==> flow/design.v <==
module control_unit (op, regdst, regwrite, branch, jump, memread, memtoreg, memwrite, aluop, aluscr);
	input[5:0] 	op;
  	output reg [1:0] regdst;
  	output reg regwrite;
	output reg branch;
	output reg jump;
	output reg memread;
  	output reg [1:0]memtoreg;
  	output reg memwrite;
	output reg [1:0] aluop;
	output reg aluscr;
	always @(*) begin
		branch 		<= 1'b0;
		jump 		<= 1'b0;
		memread 	<= 1'b0;
		memtoreg[1:0]	<= 2'b00;
		memwrite	<= 1'b0;
		aluop[1:0]	<= 2'b10;
		aluscr		<= 1'b0;
		regdst[1:0] <= 2'b01;
		regwrite	<= 1'b1;
		case(op)
			6'b10_0011: 
			begin  
				regdst[1:0]		<= 2'b00;
				memread     	<= 1'b1;
            aluop[1:0]		<= 2'b00;
				aluscr			<= 1'b1;
            memtoreg[1:0]	<= 2'b01;
			end
			6'b10_1011: 
			begin  
            aluop[1]	<= 1'b0;
				aluscr	<= 1'b1;
				memwrite <= 1'b1;
				regwrite	<= 1'b0;
			end
			6'b00_0100: 
			begin  
				branch		<= 1'b1;
				aluop[1:0]	<= 2'b01;
				regwrite		<= 1'b0;
			end
			6'b00_1000: 
			begin  
            regdst[1:0] <= 2'b00;
				aluop[1] 	<= 1'b0;
				aluscr   	<= 1'b1;
			end
			6'b00_0010: 
			begin  
			  jump		<= 1'b1;
			  regwrite	<= 1'b0;
			end
			6'b00_0011: 
			begin
			  jump 				<= 1'b1;
			  regdst[1:0]		<= 2'b10;
			  memtoreg[1:0]	<= 2'b10;
			end
			6'b00_0000: 
			begin  
			end
		endcase
	end
endmodule 
module aludec(func, aluop, alucontrol);
input   [5:0] func;
input   [1:0] aluop;
output reg [2:0] alucontrol;
always @(*)
begin
    case(aluop)
      2'b00: alucontrol <= 3'b010;   
      2'b01: alucontrol <= 3'b110;   
      default: case(func)           
          6'b100000: alucontrol <= 3'b010;  
          6'b100010: alucontrol <= 3'b110;  
          6'b100100: alucontrol <= 3'b000;  
          6'b100101: alucontrol <= 3'b001;  
          6'b101011: alucontrol <= 3'b111;  
          default:   alucontrol <= 3'b011;  
        endcase
    endcase
end
endmodule
module alu_mips(a, b, control, outalu, zero);
input [31:0] a, b;
input [2:0] control;
output reg [31:0] outalu;
output zero;
always@(*)
begin
	case(control)
		0 : outalu=a&b;
		1 : outalu= a|b;
		2 : outalu=a+b;
		6 : outalu=a-b;
		7 : outalu=a<b?1:0;
		12 : outalu=~(a|b);
		default : outalu=0;
	endcase
end
assign zero=outalu==0?1:0;
endmodule
module regmem(
	 clk,
    rst,
    rgr1,
    rgr2,
    write,
    rgw1,
    rgw1data,
    rg1data,
    rg2data
);
    input [4:0] rgr1;
    input [4:0] rgr2;
    input [4:0]     rgw1;
    input [31:0]  rgw1data;
    input clk;
    input rst;
    input write;
    output reg [31:0] rg1data;
    output reg [31:0] rg2data;
    reg [31:0] regMem [31:0];  
  always @(*)
  begin
    rg1data = regMem[rgr1];
    rg2data = regMem[rgr2];
  end
    integer i;
  always @(posedge clk)
    begin
        if(rst == 1'b1)
        begin 
            for( i = 0; i < 32; i = i + 1 )
                regMem[i] <= i;
        end
        else if(write == 1'b1 && rgw1 != 5'd0)  
            regMem[rgw1] <= rgw1data;
    end
endmodule
module sign_ex(in, out);
input [15:0] in;
output [31:0] out;
assign out = {{16{in[15]}}, in};
endmodule
module mux32_2to1 (out, in0, in1, sel);
	output reg  [31:0] out;
	input [31:0] in0;
	input [31:0] in1;
	input sel;
  	always @(*)
    begin
      if (sel == 0)
			out = in0;
      else
			out = in1;
    end
endmodule 
module mux32_3to1 (out, in0, in1, in2, sel);
  	output reg  [31:0] out;
	input [31:0] in0;
	input [31:0] in1;
	input [31:0] in2;
  	input [1:0] sel;
  	always @(*)
		 begin
			case (sel)
				2'b00: out = in0;
				2'b01: out = in1;
				2'b10: out = in2;
				default: out = in0;
			endcase
		 end
endmodule 
module mux5_3to1 (out, in0, in1, in2, sel);
	output reg  [4:0] out;
	input [4:0] in0;
	input [4:0] in1;
	input [4:0] in2;
  	input [1:0] sel;
  	always @(*)
	begin
		case (sel)
			2'b00: out = in0;
			2'b01: out = in1;
			2'b10: out = in2;
			default: out = in0;
		endcase
	end
endmodule 
module cpu (rst, clk, addr, instruction,
            dmem_addr, dmem_wdata, dmem_write, dmem_read, dmem_readdata);
  	  input rst,clk;
  	  output reg [31:0] addr;
	  input  [31:0] instruction;
	  output [31:0] dmem_addr;
	  output [31:0] dmem_wdata;
	  output dmem_write, dmem_read;
	  input  [31:0] dmem_readdata;
	  wire [1:0] cu_regdst;
	  wire cu_jump, cu_branch, cu_memread;
	  wire [1:0] cu_memtoreg;
	  wire [1:0] cu_aluop;
	  wire cu_memwrite, cu_aluscr, cu_regwrite;
	  wire [4:0] mux1_regwrite;
	  wire [31:0] memdata;
	  wire [31:0] reg_readdata1, reg_readdata2;
	  wire [31:0] signext_out;
	  wire [31:0] mux2_out;
	  wire [31:0] alu_out;
	  wire alu_zero;
	  wire [2:0] aluctrl_out;
	  wire [31:0] dmem_readdata;
	  wire bBranch;
     wire [31:0] j_addr;
     wire [31:0] next_pc;
    wire [31:0] pc;
	 always @(posedge clk)
		if (rst)
			addr <= 32'h00000000;
		else
			addr <= next_pc;
    parameter ra_addr = 5'b11111;
    assign pc = addr + 4;
    control_unit contrlu (instruction[31:26], cu_regdst, cu_regwrite, cu_branch, cu_jump, cu_memread, cu_memtoreg, cu_memwrite, cu_aluop, cu_aluscr);
    mux5_3to1 mux01 (mux1_regwrite, instruction[20:16], instruction[15:11], ra_addr, cu_regdst[1:0]);
    regmem rmem (.clk(clk), .rst(rst), .rgr1(instruction[25:21]), .rgr2(instruction[20:16]), .write(cu_regwrite),
                 .rgw1(mux1_regwrite), .rgw1data(memdata), .rg1data(reg_readdata1), .rg2data(reg_readdata2));
    aludec aluctrl (instruction[5:0], cu_aluop, aluctrl_out);
    sign_ex signext (instruction[15:0], signext_out[31:0]);
    mux32_2to1 mux02 (mux2_out, reg_readdata2, signext_out, cu_aluscr);
    alu_mips ALU (reg_readdata1, mux2_out, aluctrl_out, alu_out, alu_zero);
    assign dmem_addr  = alu_out;
    assign dmem_wdata = reg_readdata2;
    assign dmem_write = cu_memwrite;
    assign dmem_read  = cu_memread;
    mux32_3to1 memmux(memdata, alu_out, dmem_readdata, pc, cu_memtoreg);
    and AND1(bBranch, cu_branch, alu_zero );
    wire [31:0] branch_shiftl2_result;
    wire [31:0] b_addr;
    wire [31:0] mux04_result;
    assign branch_shiftl2_result = signext_out << 2;
    assign b_addr = pc + branch_shiftl2_result;
    assign j_addr = {pc[31:28], instruction[25:0], 2'b00};
    mux32_2to1 mux04 (mux04_result, pc, b_addr, bBranch);
    mux32_2to1 mux05 (next_pc, mux04_result, j_addr, cu_jump);
endmodule
Ticket comment

== Reports on cpu ==
Module cpu before and after one edit of its RTL, step after step.
"original" refers to lines of the RTL above, "edited" to lines of the edited file.
"change" is "edited" less "original", of the values as shown; "relative change" is that difference over "original", in percent.
Operators: Yosys type, input widths -> output width; for muxes data width and select width s.
Cell names lack the library's common part.
The mark -- stands for no value.

* Top module: cpu
* Clock port: clk
* Cell library: sky130hd
* Timing corner: tt_025C_1v80

== Diff ==
The edit as a unified diff against the file above.
A script made this edit. It changes what the design does and was not meant as an optimisation.

<pre>
@@ -226,5 +226,13 @@
     parameter ra_addr = 5'b11111;
     assign pc = addr + 4;
-    control_unit contrlu (instruction[31:26], cu_regdst, cu_regwrite, cu_branch, cu_jump, cu_memread, cu_memtoreg, cu_memwrite, cu_aluop, cu_aluscr);
+    wire cu_memread_0, cu_memread_1;
+    wire cu_memwrite_0, cu_memwrite_1;
+    wire [1:0] cu_regdst_0, cu_regdst_1;
+    control_unit contrlu (instruction[31:26], cu_regdst_0, cu_regwrite, cu_branch, cu_jump, cu_memread_0, cu_memtoreg, cu_memwrite_0, cu_aluop, cu_aluscr);
+    control_unit contrlu_x (~(instruction[31:26]), cu_regdst_1, , , , cu_memread_1, , cu_memwrite_1, ,
+        );
+    assign cu_memread = cu_memread_0 ^ cu_memread_1;
+    assign cu_memwrite = cu_memwrite_0 ^ cu_memwrite_1;
+    assign cu_regdst = cu_regdst_0 ^ cu_regdst_1;
     mux5_3to1 mux01 (mux1_regwrite, instruction[20:16], instruction[15:11], ra_addr, cu_regdst[1:0]);
     regmem rmem (.clk(clk), .rst(rst), .rgr1(instruction[25:21]), .rgr2(instruction[20:16]), .write(cu_regwrite),
</pre>

== After elaboration ==
Yosys after proc, flatten, opt, wreduce and memory -nomap, before mapping. Memory bits, and registers merged into a memory's read port (data or address), are not among the register bits. Print and check cells are not counted. Equal cells are merged and count once.
Memory sizes are those after Yosys's memory passes, which may raise the word count (mostly to a power of two), join words into wider ones and drop unused or constant bits.

{| class="wikitable"
|+ Bit counts
! what !! original !! edited !! change !! relative change (%)
|-
| register bits || 32 || 32 || 0 || 0.00
|-
| memory bits (writable) || 1024 || 1024 || 0 || 0.00
|-
| memories kept || 1 || 1 || 0 || 0.00
|-
| input port bits || 66 || 66 || 0 || 0.00
|-
| output and inout bits || 98 || 98 || 0 || 0.00
|-
| cells after elaboration || 68 || 80 || +12 || +17.65
|}

{| class="wikitable"
|+ Cells by class
! what !! original !! edited !! change !! relative change (%)
|-
| add/sub/neg operators || 4 || 4 || 0 || 0.00
|-
| order comparisons || 1 || 1 || 0 || 0.00
|-
| equal/unequal tests || 20 || 24 || +4 || +20.00
|-
| multiplexer cells || 26 || 29 || +3 || +11.54
|-
| bitwise logic cells || 3 || 7 || +4 || +133.33
|-
| reductions and logical operators || 11 || 12 || +1 || +9.09
|}

{| class="wikitable"
|+ Operators with widths
! kind !! original !! edited !! change !! relative change (%)
|-
| $mux 1 || 12 || 14 || +2 || +16.67
|-
| $eq 6x6->1 const B || 7 || 9 || +2 || +28.57
|-
| $xor 1x1->1 || 0 || 2 || +2 || --
|-
| $reduce_or 2->1 || 3 || 4 || +1 || +33.33
|-
| $eq 6x2->1 const B || 2 || 3 || +1 || +50.00
|-
| $pmux 2 s2 || 2 || 3 || +1 || +50.00
|-
| $eq 6x4->1 const B || 1 || 2 || +1 || +100.00
|-
| $not 6->6 || 0 || 1 || +1 || --
|-
| $xor 2x2->2 || 0 || 1 || +1 || --
|-
| $mux 32 || 5 || 5 || 0 || 0.00
|-
| $eq 2x1->1 const B || 3 || 3 || 0 || 0.00
|-
| $add 32x32->32 || 2 || 2 || 0 || 0.00
|-
| $eq 2x2->1 const B || 2 || 2 || 0 || 0.00
|-
| $eq 3x3->1 const B || 2 || 2 || 0 || 0.00
|-
| $mux 5 || 2 || 2 || 0 || 0.00
|-
| $reduce_or 3->1 || 2 || 2 || 0 || 0.00
|-
| $add 32x3->32 const B || 1 || 1 || 0 || 0.00
|-
| $and 1x1->1 || 1 || 1 || 0 || 0.00
|-
| $and 32x32->32 || 1 || 1 || 0 || 0.00
|-
| $eq 3x1->1 const B || 1 || 1 || 0 || 0.00
|-
| $eq 3x2->1 const B || 1 || 1 || 0 || 0.00
|-
| $eq 6x3->1 const B || 1 || 1 || 0 || 0.00
|-
| $logic_and 1x1->1 || 1 || 1 || 0 || 0.00
|-
| $logic_not 2->1 || 1 || 1 || 0 || 0.00
|-
| $logic_not 3->1 || 1 || 1 || 0 || 0.00
|-
| $logic_not 32->1 || 1 || 1 || 0 || 0.00
|-
| $lt 32x32->1 || 1 || 1 || 0 || 0.00
|-
| $or 32x32->32 || 1 || 1 || 0 || 0.00
|}

The list need not be complete.

== Depth ==
Longest topological path by Yosys (ltp), each cell counted once; first at word level (registers and memories cut), then after technology mapping (sequential cells cut; the memories' decode and read muxes count).

{| class="wikitable"
|+ Depth
! what !! original !! edited !! change !! relative change (%)
|-
| word-level depth || 12 || 12 || 0 || 0.00
|-
| ABC_AREA || 0 || 0 || -- || --
|-
| depth in mapped cells || 29 || 26 || -3 || -10.34
|}

== Netlist ==
Source: synth_stat.txt of the flow (Yosys; design flattened, memories mapped). It holds for the ABC_AREA given above (unset counts as 0); a run with the other value may have another netlist.

{| class="wikitable"
|+ Synthesis totals
! what !! original !! edited !! change !! relative change (%)
|-
| cell count || 4660 || 4645 || -15 || -0.32
|-
| mapped area (um^2) || 61097.3 || 61411.4 || +314.1 || +0.51
|-
| flip-flop cells || 1054 || 1054 || 0 || 0.00
|-
| buffers || 433 || 434 || +1 || +0.23
|}

{| class="wikitable"
|+ Cell types
! cell !! original !! edited !! change !! relative change (%)
|-
| nand2_1 || 261 || 199 || -62 || -23.75
|-
| or2_2 || 3 || 43 || +40 || +1333.33
|-
| mux2i_1 || 50 || 29 || -21 || -42.00
|-
| mux4_2 || 620 || 640 || +20 || +3.23
|-
| o211ai_1 || 10 || 30 || +20 || +200.00
|-
| nor2_1 || 1056 || 1074 || +18 || +1.70
|-
| a211oi_1 || 9 || 25 || +16 || +177.78
|-
| a311o_1 || 16 || 1 || -15 || -93.75
|-
| nand3_1 || 94 || 81 || -13 || -13.83
|-
| nand3b_1 || 4 || 17 || +13 || +325.00
|-
| and3_1 || 37 || 26 || -11 || -29.73
|-
| clkbuf_1 || 356 || 346 || -10 || -2.81
|-
| mux2_2 || 54 || 44 || -10 || -18.52
|-
| o221a_2 || 0 || 10 || +10 || --
|-
| a21o_1 || 39 || 30 || -9 || -23.08
|-
| nand2b_1 || 29 || 37 || +8 || +27.59
|-
| buf_2 || 13 || 21 || +8 || +61.54
|-
| and2_1 || 12 || 4 || -8 || -66.67
|}

The list need not be complete.
By module: a second synthesis without flattening, with its own total; a netlist apart from the flattened one above.

{| class="wikitable"
|+ Second synthesis, totals
! what !! original !! edited !! change !! relative change (%)
|-
| cell total of the unflattened synthesis || 6139 || 6135 || -4 || -0.07
|-
| area total of the unflattened synthesis (um^2) || 67328.3 || 67380.9 || +52.6 || +0.08
|}

Rows give one instance, submodules left out.

{| class="wikitable"
|+ By module, original
! module !! instances !! cells !! area (um^2)
|-
| regmem || 1 || 4621 || 55884.8
|-
| alu_mips || 1 || 797 || 5333.9
|-
| cpu || 1 || 415 || 3226.8
|-
| mux32_2to1 || 3 || 36 || 544.3
|-
| mux32_3to1 || 1 || 113 || 636.9
|-
| sign_ex || 1 || 32 || 240.2
|-
| control_unit || 1 || 25 || 188.9
|-
| mux5_3to1 || 1 || 20 || 118.9
|-
| aludec || 1 || 8 || 65.1
|}

{| class="wikitable"
|+ By module, edited
! module !! instances !! cells !! area (um^2)
|-
| regmem || 1 || 4621 || 55882.3
|-
| alu_mips || 1 || 797 || 5333.9
|-
| cpu || 1 || 386 || 3093.0
|-
| mux32_2to1 || 3 || 36 || 544.3
|-
| mux32_3to1 || 1 || 113 || 636.9
|-
| control_unit || 2 || 25 || 188.9
|-
| sign_ex || 1 || 32 || 240.2
|-
| mux5_3to1 || 1 || 20 || 118.9
|-
| aludec || 1 || 8 || 65.1
|}

== Worst setup path after synthesis ==
OpenSTA on the mapped netlist: ideal clock, no wires. The path of least setup slack (recovery checks aside). Input and output delay are each 20% of the period. Register names are those of the netlist, which keeps one name where synthesis merged equal registers.

{| class="wikitable"
|+ Path after synthesis
! what !! original !! edited !! change !! relative change (%)
|-
| path kind || input to output || input to output || -- || --
|-
| from || input instruction[16] || input instruction[16] || -- || --
|-
| to || output dmem_addr[31] || output dmem_addr[29] || -- || --
|-
| clock period (ns) || 10.0 || 10.0 || 0.0 || 0.00
|-
| external input delay (ns) || 2.000 || 2.000 || 0.000 || 0.00
|-
| output delay (ns) || 2.000 || 2.000 || 0.000 || 0.00
|-
| data arrival time (ns) || 8.004 || 7.207 || -0.797 || -9.96
|-
| data required time (ns) || 8.000 || 8.000 || 0.000 || 0.00
|-
| setup slack (ns) || -0.004 || 0.793 || +0.797 || --
|-
| delay of the path (ns) || 6.004 || 5.207 || -0.797 || -13.27
|-
| driving pins on the path || 20 || 18 || -2 || -10.00
|-
| period reached after synthesis (ns) || 10.004 || 9.207 || -0.797 || -7.97
|}

"delay of the path" = arrival - input delay + setup time.
A path that ends at an output port has no setup time.
"driving pins on the path" counts driving pins, that of a launching flip-flop among them; a cell with two outputs on the path counts twice.
"period reached after synthesis" = period - worst setup slack (recovery checks aside). The figure is calculated, with input and output delays left at 20% of the set period.
Between the ends stands the longest chain of elaborated cells between them, by number of cells; it is not shown to be the way that was timed. Of several equally long chains one is given.
A line is the first line of the expression or statement that the cell stems from. Yosys adds cells for indexed reads and writes and turns some case tables into memories.
A memory read counts as a cell of the chain, while the word-level depth stops at memories.

Between the ends, after synthesis, original:
* Cell sequence: buf_2 -> buf_4 -> buf_2 -> buf_1 -> buf_1 -> mux4_2 -> mux4_2 -> mux2_2 -> o21ai_0 -> ha_1 -> clkbuf_1 -> nor2_1 -> nor4b_1 -> nand3_1 -> a21oi_1 -> o41ai_1 -> o41ai_1 -> a221oi_1 -> o221a_1 -> o221ai_1
* Cells in the longest elaborated chain: 4
* Elaborated cells between the ends (all ways): 7
* Those cells by class: add/sub: 2; mux: 2; logic: 2; memory: 1

{| class="wikitable"
|+ RTL lines, path after synthesis, original
! what !! line !! RTL
|-
| from (decl) || 198 || <nowiki>input [31:0] instruction;</nowiki>
|-
| $mem_v2 32x32 || 126 || <nowiki>reg [31:0] regMem [31:0];</nowiki>
|-
| $mux 32 || 156 || <nowiki>if (sel == 0)</nowiki>
|-
| $sub 32x32->32 || 98 || <nowiki>6 : outalu=a-b;</nowiki>
|-
| $pmux 32 s5 || 94 || <nowiki>case(control)</nowiki>
|-
| to (decl) || 199 || <nowiki>output [31:0] dmem_addr;</nowiki>
|}

Nets of the timed path that keep an RTL name, with a line that drives or declares them; the list need not be complete.

{| class="wikitable"
|+ Nets with RTL names, path after synthesis, original
! net !! line !! RTL
|-
| dmem_wdata[15] || 130 || <nowiki>rg2data = regMem[rgr2];</nowiki>
|}

Between the ends, after synthesis, edited:
* Cell sequence: clkbuf_1 -> buf_1 -> buf_1 -> mux4_2 -> mux4_2 -> mux2_2 -> o21ai_0 -> ha_1 -> buf_2 -> nor2b_1 -> a221oi_1 -> nand2_1 -> o41ai_2 -> o21ai_1 -> a2111oi_0 -> or3_1 -> o311ai_0 -> nand2_1
* Cells in the longest elaborated chain: 4
* Elaborated cells between the ends (all ways): 7
* Those cells by class: add/sub: 2; mux: 2; logic: 2; memory: 1

{| class="wikitable"
|+ RTL lines, path after synthesis, edited
! what !! line !! RTL
|-
| from (decl) || 198 || <nowiki>input [31:0] instruction;</nowiki>
|-
| $mem_v2 32x32 || 126 || <nowiki>reg [31:0] regMem [31:0];</nowiki>
|-
| $mux 32 || 156 || <nowiki>if (sel == 0)</nowiki>
|-
| $sub 32x32->32 || 98 || <nowiki>6 : outalu=a-b;</nowiki>
|-
| $pmux 32 s5 || 94 || <nowiki>case(control)</nowiki>
|-
| to (decl) || 199 || <nowiki>output [31:0] dmem_addr;</nowiki>
|}

{| class="wikitable"
|+ Nets with RTL names, path after synthesis, edited
! net !! line !! RTL
|-
| dmem_wdata[15] || 130 || <nowiki>rg2data = regMem[rgr2];</nowiki>
|}

== Timing after layout ==
From the final timing report of the runs of pair A: the path of least setup slack in the routed layout; clock arrival at registers is part of the times.

{| class="wikitable"
|+ Path after layout
! what !! original !! edited !! change !! relative change (%)
|-
| path kind || input to output || input to output || -- || --
|-
| from || input instruction[16] || input instruction[16] || -- || --
|-
| to || output dmem_addr[31] || output dmem_addr[26] || -- || --
|-
| clock period (ns) || 9.9 || 9.9 || 0.0 || 0.00
|-
| external input delay (ns) || 1.98 || 1.98 || 0.00 || 0.00
|-
| output delay (ns) || 1.98 || 1.98 || 0.00 || 0.00
|-
| data arrival time (ns) || 7.74 || 7.79 || +0.05 || +0.65
|-
| data required time (ns) || 7.92 || 7.92 || 0.00 || 0.00
|-
| setup slack (ns) || 0.18 || 0.13 || -0.05 || --
|-
| driving pins on the path || 21 || 20 || -1 || -4.76
|}

Between the ends stands the longest chain of elaborated cells between them, by number of cells; it is not shown to be the way that was timed. Of several equally long chains one is given.
A memory read counts as a cell of the chain, while the word-level depth stops at memories.

Between the ends, after layout, original:
* Cell sequence: buf_8 -> buf_12 -> buf_4 -> mux4_2 -> mux4_2 -> mux2_2 -> nand2b_1 -> o21ai_0 -> ha_1 -> buf_4 -> buf_4 -> and3_1 -> and2_1 -> nand3_1 -> a21oi_1 -> a311o_1 -> a2111oi_4 -> o21ai_1 -> o221a_1 -> o221ai_1 -> clkdlybuf4s50_1
* Cells in the longest elaborated chain: 4
* Elaborated cells between the ends (all ways): 7
* Those cells by class: add/sub: 2; mux: 2; logic: 2; memory: 1

{| class="wikitable"
|+ RTL lines, path after layout, original
! what !! line !! RTL
|-
| from (decl) || 198 || <nowiki>input [31:0] instruction;</nowiki>
|-
| $mem_v2 32x32 || 126 || <nowiki>reg [31:0] regMem [31:0];</nowiki>
|-
| $mux 32 || 156 || <nowiki>if (sel == 0)</nowiki>
|-
| $sub 32x32->32 || 98 || <nowiki>6 : outalu=a-b;</nowiki>
|-
| $pmux 32 s5 || 94 || <nowiki>case(control)</nowiki>
|-
| to (decl) || 199 || <nowiki>output [31:0] dmem_addr;</nowiki>
|}

Between the ends, after layout, edited:
* Cell sequence: buf_8 -> buf_16 -> buf_12 -> mux4_2 -> mux4_2 -> mux2_2 -> nor2_1 -> or2_2 -> ha_1 -> buf_4 -> nand4b_1 -> o22ai_1 -> a2111oi_2 -> buf_4 -> nor2_1 -> a311o_1 -> mux2i_1 -> o211ai_1 -> or2_2 -> clkdlybuf4s50_1
* Cells in the longest elaborated chain: 4
* Elaborated cells between the ends (all ways): 7
* Those cells by class: add/sub: 2; mux: 2; logic: 2; memory: 1

{| class="wikitable"
|+ RTL lines, path after layout, edited
! what !! line !! RTL
|-
| from (decl) || 198 || <nowiki>input [31:0] instruction;</nowiki>
|-
| $mem_v2 32x32 || 126 || <nowiki>reg [31:0] regMem [31:0];</nowiki>
|-
| $mux 32 || 156 || <nowiki>if (sel == 0)</nowiki>
|-
| $sub 32x32->32 || 98 || <nowiki>6 : outalu=a-b;</nowiki>
|-
| $pmux 32 s5 || 94 || <nowiki>case(control)</nowiki>
|-
| to (decl) || 199 || <nowiki>output [31:0] dmem_addr;</nowiki>
|}

== Flow runs ==
Runs of the flow (Yosys, OpenROAD) on both versions; the two runs of a pair have the same settings. The constraints put input and output delay at 20% of the set period each and load the outputs with 0.01 pF.

Flow settings, pair A:
* CORE_UTILIZATION: 40
* period_ns: 9.9
* CAP_MARGIN: 20
* CORE_MARGIN: 2
* SLEW_MARGIN: 20

{| class="wikitable"
|+ Results, pair A
! what !! original !! edited !! change !! relative change (%)
|-
| cell area after synthesis (um^2) || 61097.3 || 61411.4 || +314.1 || +0.51
|-
| die area (um^2) || 155887.0 || 156677.0 || +790.0 || +0.51
|-
| standard-cell area after routing (um^2) || 71601.2 || 70471.3 || -1129.9 || -1.58
|-
| post-route utilization || 0.472 || 0.463 || -0.009 || --
|-
| setup slack of the critical path (ns) || 0.178 || 0.129 || -0.049 || --
|-
| setup total negative slack (ns) || 0.000 || 0.000 || 0.000 || --
|-
| worst hold slack after layout (ns) || 0.665 || 0.669 || +0.004 || --
|-
| power consumption (uW) || 12338 || 12603 || +265 || +2.15
|-
| clock period reached (ns) || 9.722 || 9.771 || +0.049 || +0.50
|}

Flow settings, pair B:
* CELL_PAD_IN_SITES_DETAIL_PLACEMENT: 2
* CELL_PAD_IN_SITES_GLOBAL_PLACEMENT: 1
* CORE_MARGIN: 5
* CORE_UTILIZATION: 36
* CTS_CLUSTER_DIAMETER: 152
* GPL_TIMING_DRIVEN: 0
* MAX_ROUTING_LAYER: met5
* PLACE_DENSITY_LB_ADDON: 0.08
* TNS_END_PERCENT: 95
* period_ns: 11.8
* CAP_MARGIN: 20
* SLEW_MARGIN: 20

{| class="wikitable"
|+ Results, pair B
! what !! original !! edited !! change !! relative change (%)
|-
| cell area after synthesis (um^2) || 61097.3 || 61411.4 || +314.1 || +0.51
|-
| die area (um^2) || 178054.0 || 178946.0 || +892.0 || +0.50
|-
| standard-cell area after routing (um^2) || 71413.5 || 70816.7 || -596.8 || -0.84
|-
| post-route utilization || 0.422 || 0.418 || -0.004 || --
|-
| setup slack of the critical path (ns) || 0.026 || -0.072 || -0.098 || --
|-
| setup total negative slack (ns) || 0.000 || -0.123 || -0.123 || --
|-
| worst hold slack after layout (ns) || 0.764 || 0.744 || -0.020 || --
|-
| power consumption (uW) || 10975 || 11120 || +145 || +1.32
|-
| clock period reached (ns) || 11.774 || 11.872 || +0.098 || +0.83
|}

"clock period reached" means the clock period less the worst setup slack. The figure is calculated, with input and output delays left at 20% of the set period.
"power consumption" is the tool's figure for a default switching activity; nothing was simulated.
